==> flow/design.v <==
module JAM (
input CLK,
input RST,
output reg [2:0] W,
output reg [2:0] J,
input [6:0] Cost,
output reg [3:0] MatchCount,
output reg [9:0] MinCost,
output reg Valid );
reg [2:0] n_state;
reg [2:0] c_state;
reg [2:0] max_index;
reg [2:0] max;
reg [2:0] sortlist [0:7];
reg directions [0:7];
reg sortable;
reg [2:0] list_index;
reg [9:0] cost_sum;
reg [9:0] cost_min;
parameter IDLE          = 3'd0,
          CAL_COST      = 3'd1,
          MIN_CONFIRM   = 3'd2,
          MOVE          = 3'd3,
          FIN           = 3'd4
;
always@(posedge CLK or posedge RST) begin
    if (RST) c_state <= IDLE;
    else c_state <= n_state;
end
always@(*) begin
    case(c_state)
        IDLE : n_state = CAL_COST;
        CAL_COST : n_state = (W == 3'd7) ? MIN_CONFIRM : c_state;
        MIN_CONFIRM : n_state = MOVE;
        MOVE : n_state = (sortable == 1'b0) ? FIN : CAL_COST;
        default : n_state = c_state;
    endcase
end
always @(posedge CLK or posedge RST) begin
    if(RST) list_index <= 3'd0;
    else if(n_state == CAL_COST) list_index <= list_index + 3'd1;
    else list_index <= 3'd0;
end
always @(posedge CLK or posedge RST) begin
    if(RST)begin
        sortlist[0] <= 3'd0;
        sortlist[1] <= 3'd1;
        sortlist[2] <= 3'd2;
        sortlist[3] <= 3'd3;
        sortlist[4] <= 3'd4;
        sortlist[5] <= 3'd5;
        sortlist[6] <= 3'd6;
        sortlist[7] <= 3'd7;
    end
    else if(c_state == MOVE && sortable == 1'b1)begin
        if(directions[sortlist[max_index]] == 1'b0)begin
            sortlist[max_index] <= sortlist[max_index-1];
            sortlist[max_index-1] <= sortlist[max_index];
        end
        else if(directions[sortlist[max_index]] == 1'b1)begin
            sortlist[max_index] <= sortlist[max_index+1];
            sortlist[max_index+1] <= sortlist[max_index];
        end
    end
end
always @(posedge CLK or posedge RST) begin
    if(RST)begin
        directions[0] <= 1'b0;
        directions[1] <= 1'b0;
        directions[2] <= 1'b0;
        directions[3] <= 1'b0;
        directions[4] <= 1'b0;
        directions[5] <= 1'b0;
        directions[6] <= 1'b0;
        directions[7] <= 1'b0;
    end
    else if(c_state == MOVE && sortable == 1'b1)begin
        directions[sortlist[0]] <= (sortlist[max_index] < sortlist[0]) ? ~directions[sortlist[0]] : directions[sortlist[0]];
        directions[sortlist[1]] <= (sortlist[max_index] < sortlist[1]) ? ~directions[sortlist[1]] : directions[sortlist[1]];
        directions[sortlist[2]] <= (sortlist[max_index] < sortlist[2]) ? ~directions[sortlist[2]] : directions[sortlist[2]];
        directions[sortlist[3]] <= (sortlist[max_index] < sortlist[3]) ? ~directions[sortlist[3]] : directions[sortlist[3]];
        directions[sortlist[4]] <= (sortlist[max_index] < sortlist[4]) ? ~directions[sortlist[4]] : directions[sortlist[4]];
        directions[sortlist[5]] <= (sortlist[max_index] < sortlist[5]) ? ~directions[sortlist[5]] : directions[sortlist[5]];
        directions[sortlist[6]] <= (sortlist[max_index] < sortlist[6]) ? ~directions[sortlist[6]] : directions[sortlist[6]];
        directions[sortlist[7]] <= (sortlist[max_index] < sortlist[7]) ? ~directions[sortlist[7]] : directions[sortlist[7]];
    end
end
always @(*) begin
    begin
        max_index = 3'd0;
        max = 3'd0;
        if(max < sortlist[0] && (directions[sortlist[0]] == 1'b1 && sortlist[0] > sortlist[1]))begin
            max = sortlist[0];
            max_index = 3'd0;
        end
        if(max < sortlist[1] &&((directions[sortlist[1]] == 1'b0 && sortlist[1] > sortlist[0])||(directions[sortlist[1]] == 1'b1 && sortlist[1] > sortlist[2])))begin
            max = sortlist[1];
            max_index = 3'd1;
        end
        if(max < sortlist[2] &&((directions[sortlist[2]] == 1'b0 && sortlist[2] > sortlist[1])||(directions[sortlist[2]] == 1'b1 && sortlist[2] > sortlist[3])))begin
            max = sortlist[2];
            max_index = 3'd2;
        end
        if(max < sortlist[3] &&((directions[sortlist[3]] == 1'b0 && sortlist[3] > sortlist[2])||(directions[sortlist[3]] == 1'b1 && sortlist[3] > sortlist[4])))begin
            max = sortlist[3];
            max_index = 3'd3;
        end
        if(max < sortlist[4] &&((directions[sortlist[4]] == 1'b0 && sortlist[4] > sortlist[3])||(directions[sortlist[4]] == 1'b1 && sortlist[4] > sortlist[5])))begin
            max = sortlist[4];
            max_index = 3'd4;
        end
        if(max < sortlist[5] &&((directions[sortlist[5]] == 1'b0 && sortlist[5] > sortlist[4])||(directions[sortlist[5]] == 1'b1 && sortlist[5] > sortlist[6])))begin
            max = sortlist[5];
            max_index = 3'd5;
        end
        if(max < sortlist[6] &&((directions[sortlist[6]] == 1'b0 && sortlist[6] > sortlist[5])||(directions[sortlist[6]] == 1'b1 && sortlist[6] > sortlist[7])))begin
            max = sortlist[6];
            max_index = 3'd6;
        end
        if(max < sortlist[7] &&((directions[sortlist[7]] == 1'b0 && sortlist[7] > sortlist[6])))begin
            max = sortlist[7];
            max_index = 3'd7;
        end
    end
end
always @(*) begin
    sortable = 1'b0;
    sortable = ( directions[sortlist[0]] == 1'b1 && sortlist[0] > sortlist[1]) ? 1'b1 : sortable;
    sortable = ((directions[sortlist[1]] == 1'b0 && sortlist[1] > sortlist[0])||(directions[sortlist[1]] == 1'b1 && sortlist[1] > sortlist[2])) ? 1'b1 : sortable;
    sortable = ((directions[sortlist[2]] == 1'b0 && sortlist[2] > sortlist[1])||(directions[sortlist[2]] == 1'b1 && sortlist[2] > sortlist[3])) ? 1'b1 : sortable;
    sortable = ((directions[sortlist[3]] == 1'b0 && sortlist[3] > sortlist[2])||(directions[sortlist[3]] == 1'b1 && sortlist[3] > sortlist[4])) ? 1'b1 : sortable;
    sortable = ((directions[sortlist[4]] == 1'b0 && sortlist[4] > sortlist[3])||(directions[sortlist[4]] == 1'b1 && sortlist[4] > sortlist[5])) ? 1'b1 : sortable;
    sortable = ((directions[sortlist[5]] == 1'b0 && sortlist[5] > sortlist[4])||(directions[sortlist[5]] == 1'b1 && sortlist[5] > sortlist[6])) ? 1'b1 : sortable;
    sortable = ((directions[sortlist[6]] == 1'b0 && sortlist[6] > sortlist[5])||(directions[sortlist[6]] == 1'b1 && sortlist[6] > sortlist[7])) ? 1'b1 : sortable;
    sortable = ( directions[sortlist[7]] == 1'b0 && sortlist[7] > sortlist[6]) ? 1'b1 : sortable;
end
always @(posedge CLK or posedge RST) begin
    if(RST) W <= 3'd0;
    else if(c_state == CAL_COST) W <= list_index;
end
always @(*) begin
    J = sortlist[W];
end
always @(posedge CLK or posedge RST) begin
    if(RST) cost_sum <= 10'd0;
    else if(c_state == CAL_COST) cost_sum <= cost_sum + Cost;
    else cost_sum <= 10'd0;
end
always @(posedge CLK or posedge RST) begin
    if(RST) cost_min <= 10'd1023;
    else if(c_state == MIN_CONFIRM) cost_min <= (cost_min > cost_sum) ? cost_sum : cost_min;
end
always @(posedge CLK or posedge RST) begin
    if(RST) MinCost <= 10'd0;
    else if(c_state == FIN) MinCost <= cost_min;
end
always @(posedge CLK or posedge RST) begin
    if(RST) MatchCount <= 4'd0;
    else if(c_state == MIN_CONFIRM)begin
        if(cost_min > cost_sum) MatchCount <= 4'd1;
        else if(cost_min == cost_sum) MatchCount <= MatchCount + 4'd1;
    end
end
always @(posedge CLK or posedge RST) begin
    if(RST) Valid <= 1'b0;
    else if(c_state == FIN) Valid <= 1'b1;
end
endmodule
## Tool chain data of JAM

What the tools print for JAM, step after step.
Lines are those of the file above, counted from 1.
Library cell names are shortened.
A cell with n/a has no value.

| set-up | value |
|---|---|
| design top | JAM |
| clock input | CLK |
| cell library | sky130hd |
| timing corner | tt_025C_1v80 |

## After elaboration

Source: Yosys, flattened and elaborated. Widths are those after wreduce. Registers that Yosys merges into a memory's read port (data or address) are not register bits. Print and check cells do not count. Equal cells are merged and count once.

| word-level totals | value |
|---|---|
| input port bits | 9 |
| register bits | 76 |
| output and inout port bits | 21 |

| operators by class | value |
|---|---|
| equality and inequality tests | 113 |
| add/sub/neg operators | 5 |
| bitwise gates (word level) | 15 |
| order comparisons | 31 |
| reduce/logical cells | 79 |
| mux-type cells | 185 |

Operators with widths:

| operator | number |
|---|---|
| 3-bit two-way mux | 67 |
| 3-bit == test (second input constant) | 57 |
| 3-bit case mux with 8-bit select | 4 |
| 1-bit two-way mux | 92 |
| 3-bit by 2-bit == test with 1-bit output (second input constant) | 30 |
| 1-bit case mux with 8-bit select | 10 |
| 8-bit nonzero test | 8 |
| 1-bit case mux with 7-bit select | 8 |
| 3-bit by 1-bit == test with 1-bit output (second input constant) | 16 |
| 3-bit < comparator | 15 |
| 3-bit zero test | 15 |
| 3-bit greater-than comparator | 14 |
| 4-bit AND reduction | 8 |
| 3-bit nonzero test | 8 |
| 1-bit logical AND | 23 |
| 3-bit by 1-bit != test with 1-bit output (second input constant) | 7 |
| 2-bit AND reduction | 10 |
| 1-bit inverter | 15 |
| 3-bit case mux with 4-bit select | 1 |
| 10-bit greater-than comparator | 1 |
| 10-bit == test | 1 |
| 10-bit by 7-bit adder with 10-bit output | 1 |
| 10-bit two-way mux | 1 |
| 4-bit two-way mux | 2 |
| 1-bit logical OR | 6 |
| 3-bit by 1-bit adder with 3-bit output (second input constant) | 2 |
| 4-bit by 1-bit adder with 4-bit output (second input constant) | 1 |
| 1-bit by 3-bit < comparator with 1-bit output (first input constant) | 1 |

Not listed: further kinds 4, cells in them 4.

## Depth

Depth = most cells in a row (Yosys ltp): at word level without a register or memory, in the mapped netlist without a sequential cell, where the memories' decode and read muxes count.

| logic depth | value |
|---|---|
| depth in word-level cells | 40 |
| ABC_AREA | 0 |
| mapped depth | 72 |
| gate-level depth less buffers | 68 |

## Mapped cells and area

Yosys stat after the flow's synthesis: flattened, memories mapped to cells. It holds for the ABC_AREA given above (unset counts as 0); a run with the other value may have another netlist.
Totals and module areas in this step are rounded.

| synthesis totals | value |
|---|---|
| area of sequential cells | 2,000 um^2 |
| flip-flops | 78 |
| mapped area | 9,200 um^2 |
| buffer cells | 69 |
| cell count | 1,158 |

Cells by type:

| cell type | number | area in all (um^2) |
|---|---|---|
| dfrtp_1 | 55 | 1,376.32 |
| ha_1 | 71 | 888.352 |
| dfstp_2 | 23 | 604.33 |
| mux2_2 | 40 | 450.432 |
| nand2_1 | 114 | 427.91 |
| mux2i_1 | 42 | 420.403 |
| a21oi_1 | 66 | 330.317 |
| o21ai_0 | 66 | 330.317 |
| nor2_1 | 72 | 270.259 |
| nand3_1 | 50 | 250.24 |
| nor3_1 | 46 | 230.221 |
| clkbuf_1 | 50 | 187.68 |
| inv_1 | 49 | 183.926 |
| a222oi_1 | 17 | 170.163 |
| a21o_1 | 21 | 157.651 |
| and2_1 | 24 | 150.144 |
| nor2b_1 | 21 | 131.376 |
| nand2b_1 | 19 | 118.864 |

Not listed: further types 75, cells in them 312.

## Worst setup path after synthesis

OpenSTA on the mapped netlist: ideal clock, no wires. The path of least setup slack (recovery checks aside). Input and output delay are each 20% of the period. Register names are those of the netlist, which keeps one name where synthesis merged equal registers.

| path after synthesis | value |
|---|---|
| kind | reg2reg |
| start point | register sortlist[0][2] |
| end point | register directions[7] |
| period | 16,000 ps |
| setup slack | 902 ps |
| path buffers | 4 |
| driving pins on the path | 69 |
| arrival | 15,008 ps |
| delay of the path | 15,098 ps |
| setup time | 90 ps |
| synthesis period reached | 15,098 ps |

"delay of the path" is the arrival time less input delay plus setup time.
"driving pins on the path" counts driving pins, that of a launching flip-flop among them; a cell with two outputs on the path counts twice.
"synthesis period reached" = period - worst setup slack (recovery checks aside). The figure is calculated, with input and output delays left at 20% of the set period.
The rows between start and end are the longest chain of elaborated cells between them; the timing report does not say that the signal goes this way. Where chains are equally long, one stands for them.
Each line given opens the expression or statement behind the cell; cells for indexed reads and writes are added by Yosys, which also makes memories of some case tables.
At most two assigning lines are given for a register; there are more.
Lines with a computed index may be missing from the assigning lines.

| on the way, after synthesis | value |
|---|---|
| cell sequence | dfrtp_1 > clkbuf_1 > mux2i_1 > o211ai_1 > o21ai_0 > nor2_1 > nor2_1 > a21oi_1 > and3_1 > ha_1 > a21oi_1 > nand3_1 > mux2i_1 > nand2_1 > mux2_2 > ha_1 > o21a_1 > a211oi_1 > (+33 left out) > nand4_1 > a31oi_1 > nor2b_1 > a211oi_4 > nor4_1 > ha_1 > a222oi_1 > a31o_1 > buf_4 > clkinv_1 > ha_1 > nor3_1 > o21ai_0 > nand2_1 > a311oi_1 > a41oi_1 > or4_1 > o221ai_1 |
| length of the longest elaborated chain | 39 |

Ends and longest elaborated chain, after synthesis:

| what | line | source |
|---|---|---|
| start, declared | 14 | `reg [2:0] sortlist [0:7];` |
| start, assigned | 57 | `sortlist[max_index] <= sortlist[max_index-1];` |
| start, assigned | 61 | `sortlist[max_index] <= sortlist[max_index+1];` |
| 3-bit == test | 92 | `if(max < sortlist[0] && (directions[sortlist[0]] == 1'b1 && sortlist[0] > sortlist[1]))begin` |
| 1-bit case mux with 8-bit select | 92 |  |
| 1-bit logical AND (2 in a row) | 92 |  |
| 3-bit two-way mux | 92 |  |
| 3-bit < comparator | 96 | `if(max < sortlist[1] &&((directions[sortlist[1]] == 1'b0 && sortlist[1] > sortlist[0])\|\|(directions[sortlist[1 ...` |
| 1-bit logical AND | 96 |  |
| 3-bit two-way mux | 96 |  |
| (+24 left out) | n/a |  |
| 1-bit two-way mux | 79 | `directions[sortlist[1]] <= (sortlist[max_index] < sortlist[1]) ? ~directions[sortlist[1]] : directions[sortlis ...` |
| 1-bit two-way mux | 80 | `directions[sortlist[2]] <= (sortlist[max_index] < sortlist[2]) ? ~directions[sortlist[2]] : directions[sortlis ...` |
| 1-bit two-way mux | 81 | `directions[sortlist[3]] <= (sortlist[max_index] < sortlist[3]) ? ~directions[sortlist[3]] : directions[sortlis ...` |
| 1-bit two-way mux | 82 | `directions[sortlist[4]] <= (sortlist[max_index] < sortlist[4]) ? ~directions[sortlist[4]] : directions[sortlis ...` |
| 1-bit two-way mux | 83 | `directions[sortlist[5]] <= (sortlist[max_index] < sortlist[5]) ? ~directions[sortlist[5]] : directions[sortlis ...` |
| 1-bit two-way mux | 84 | `directions[sortlist[6]] <= (sortlist[max_index] < sortlist[6]) ? ~directions[sortlist[6]] : directions[sortlis ...` |
| 1-bit two-way mux | 85 | `directions[sortlist[7]] <= (sortlist[max_index] < sortlist[7]) ? ~directions[sortlist[7]] : directions[sortlis ...` |
| end, assigned | 84 |  |
| end, assigned | 85 |  |
| end, declared | 15 | `reg directions [0:7];` |

## Worst path after layout

Path of least setup slack in the final report of run C (OpenROAD, finished layout, wires in). Where an end is a register, its clock arrival counts in the times.
The report prints the path's times to 10 ps; the period is as set.

| path after layout | value |
|---|---|
| kind | reg2reg |
| start point | register sortlist[0][1] |
| end point | register directions[5] |
| path buffers | 3 |
| setup slack | 740 ps |
| driving pins on the path | 68 |
| setup time | 90 ps |
| arrival | 15,520 ps |
| period | 16,000 ps |

The rows between start and end are the longest chain of elaborated cells between them; the timing report does not say that the signal goes this way. Where chains are equally long, one stands for them.
At most two assigning lines are given for a register; there are more.
Lines with a computed index may be missing from the assigning lines.

| on the way, after layout | value |
|---|---|
| cell sequence | dfrtp_1 > clkinv_1 > ha_1 > nand3b_1 > and2_1 > and3_1 > ha_1 > a21oi_1 > nand3_1 > mux2i_2 > nand2_2 > mux2_2 > ha_1 > o21a_1 > a211oi_2 > a21oi_1 > nand2_1 > o21ai_1 > (+32 left out) > a211oi_4 > nor4_1 > ha_1 > a222oi_1 > buf_4 > a31o_1 > buf_4 > clkinvlp_4 > ha_1 > or2_2 > a21oi_1 > a21oi_1 > xnor2_1 > buf_4 > nand2_1 > nor3_1 > or4_1 > o221ai_1 |
| length of the longest elaborated chain | 39 |

Ends and longest elaborated chain, after layout:

| what | line | source |
|---|---|---|
| start, declared | 14 | `reg [2:0] sortlist [0:7];` |
| start, assigned | 57 | `sortlist[max_index] <= sortlist[max_index-1];` |
| start, assigned | 61 | `sortlist[max_index] <= sortlist[max_index+1];` |
| 3-bit == test | 92 | `if(max < sortlist[0] && (directions[sortlist[0]] == 1'b1 && sortlist[0] > sortlist[1]))begin` |
| 1-bit case mux with 8-bit select | 92 |  |
| 1-bit logical AND (2 in a row) | 92 |  |
| 3-bit two-way mux | 92 |  |
| 3-bit < comparator | 96 | `if(max < sortlist[1] &&((directions[sortlist[1]] == 1'b0 && sortlist[1] > sortlist[0])\|\|(directions[sortlist[1 ...` |
| 1-bit logical AND | 96 |  |
| 3-bit two-way mux | 96 |  |
| (+24 left out) | n/a |  |
| 1-bit two-way mux | 79 | `directions[sortlist[1]] <= (sortlist[max_index] < sortlist[1]) ? ~directions[sortlist[1]] : directions[sortlis ...` |
| 1-bit two-way mux | 80 | `directions[sortlist[2]] <= (sortlist[max_index] < sortlist[2]) ? ~directions[sortlist[2]] : directions[sortlis ...` |
| 1-bit two-way mux | 81 | `directions[sortlist[3]] <= (sortlist[max_index] < sortlist[3]) ? ~directions[sortlist[3]] : directions[sortlis ...` |
| 1-bit two-way mux | 82 | `directions[sortlist[4]] <= (sortlist[max_index] < sortlist[4]) ? ~directions[sortlist[4]] : directions[sortlis ...` |
| 1-bit two-way mux | 83 | `directions[sortlist[5]] <= (sortlist[max_index] < sortlist[5]) ? ~directions[sortlist[5]] : directions[sortlis ...` |
| 1-bit two-way mux | 84 | `directions[sortlist[6]] <= (sortlist[max_index] < sortlist[6]) ? ~directions[sortlist[6]] : directions[sortlis ...` |
| 1-bit two-way mux | 85 | `directions[sortlist[7]] <= (sortlist[max_index] < sortlist[7]) ? ~directions[sortlist[7]] : directions[sortlis ...` |
| end, assigned | 84 |  |
| end, assigned | 85 |  |
| end, declared | 15 | `reg directions [0:7];` |

Hand-over note for JAM

Below are 5 stored runs of the flow (Yosys, OpenROAD; platform sky130hd) on JAM, each with its settings and what was measured, unordered. Constraints: input delay and output delay 20% of the set period each, output load 0.01 pF.
"reached clock period" = clock period - worst setup slack. The figure is calculated, with input and output delays left at 20% of the set period.
By "worst setup path time" is meant the share of the clock period that the worst setup path is allowed (20% is reserved at inputs, 20% at outputs), minus its slack. Clock arrival times at its registers enter into it.
By "power" is meant OpenSTA's value without simulated activity: inputs other than the clock are taken to toggle once in ten clock periods, and the tool carries that through the logic.
"worst setup path time" is given in steps of 10 ps.
Measured values are rounded.

#### Run A

| setting | value |
|---|---|
| CELL_PAD_IN_SITES_DETAIL_PLACEMENT | `0` |
| CORE_ASPECT_RATIO | `0.78` |
| CORE_UTILIZATION | `66` |
| CTS_CLUSTER_DIAMETER | `40` |
| CTS_CLUSTER_SIZE | `38` |
| GPL_TIMING_DRIVEN | `0` |
| MAX_ROUTING_LAYER | `met4` |
| MIN_ROUTING_LAYER | `met1` |
| PLACE_DENSITY_LB_ADDON | `0.17` |
| period_ns | `11.4` |
| CAP_MARGIN | `20` |
| CORE_MARGIN | `2` |
| SLEW_MARGIN | `20` |

No results, routing failed with GRT-0232.

#### Run B

| setting | value |
|---|---|
| ABC_AREA | `1` |
| CORE_ASPECT_RATIO | `0.51` |
| CORE_UTILIZATION | `47` |
| CTS_CLUSTER_DIAMETER | `343` |
| MIN_ROUTING_LAYER | `met2` |
| PLACE_DENSITY_LB_ADDON | `0.04` |
| TNS_END_PERCENT | `25` |
| period_ns | `9.82` |
| CAP_MARGIN | `20` |
| CORE_MARGIN | `2` |
| SLEW_MARGIN | `20` |

No results, routing failed with GRT-0116.

#### Run C

| setting | value |
|---|---|
| CORE_MARGIN | `6` |
| CORE_UTILIZATION | `61` |
| period_ns | `16.0` |
| CAP_MARGIN | `20` |
| SLEW_MARGIN | `20` |

| result | value |
|---|---|
| reached clock period | 15,263 ps |
| setup slack of the critical path | 740 ps |
| power | 640 uW |
| full die area | 18,000 um^2 |
| worst setup path time | 15,260 ps |
| worst path kind | reg2reg |
| area of the synthesized netlist | 9,200 um^2 |
| sum of negative setup slack | 0 ps |
| area of the standard cells in the finished layout | 10,000 um^2 |

#### Run D

| setting | value |
|---|---|
| CELL_PAD_IN_SITES_GLOBAL_PLACEMENT | `1` |
| CORE_MARGIN | `6` |
| CORE_UTILIZATION | `61` |
| CTS_CLUSTER_DIAMETER | `139` |
| CTS_CLUSTER_SIZE | `37` |
| GPL_ROUTABILITY_DRIVEN | `0` |
| GPL_TIMING_DRIVEN | `0` |
| HOLD_SLACK_MARGIN | `0.2` |
| MAX_ROUTING_LAYER | `met4` |
| PLACE_DENSITY_LB_ADDON | `0.17` |
| SLEW_MARGIN | `10` |
| period_ns | `16.0` |
| CAP_MARGIN | `20` |

| result | value |
|---|---|
| sum of negative setup slack | 0 ps |
| area of the synthesized netlist | 9,200 um^2 |
| power | 660 uW |
| worst setup path time | 15,450 ps |
| worst path kind | reg2reg |
| full die area | 18,000 um^2 |
| reached clock period | 15,454 ps |
| area of the standard cells in the finished layout | 11,000 um^2 |
| setup slack of the critical path | 550 ps |

#### Run E

| setting | value |
|---|---|
| CELL_PAD_IN_SITES_GLOBAL_PLACEMENT | `3` |
| CORE_MARGIN | `6` |
| CORE_UTILIZATION | `61` |
| CTS_CLUSTER_DIAMETER | `237` |
| CTS_CLUSTER_SIZE | `37` |
| GPL_ROUTABILITY_DRIVEN | `1` |
| GPL_TIMING_DRIVEN | `0` |
| MAX_ROUTING_LAYER | `met4` |
| PLACE_DENSITY_LB_ADDON | `0.03` |
| SLEW_MARGIN | `20` |
| period_ns | `16.0` |
| CAP_MARGIN | `20` |

No results, placement failed with FLW-0024.

End of note.
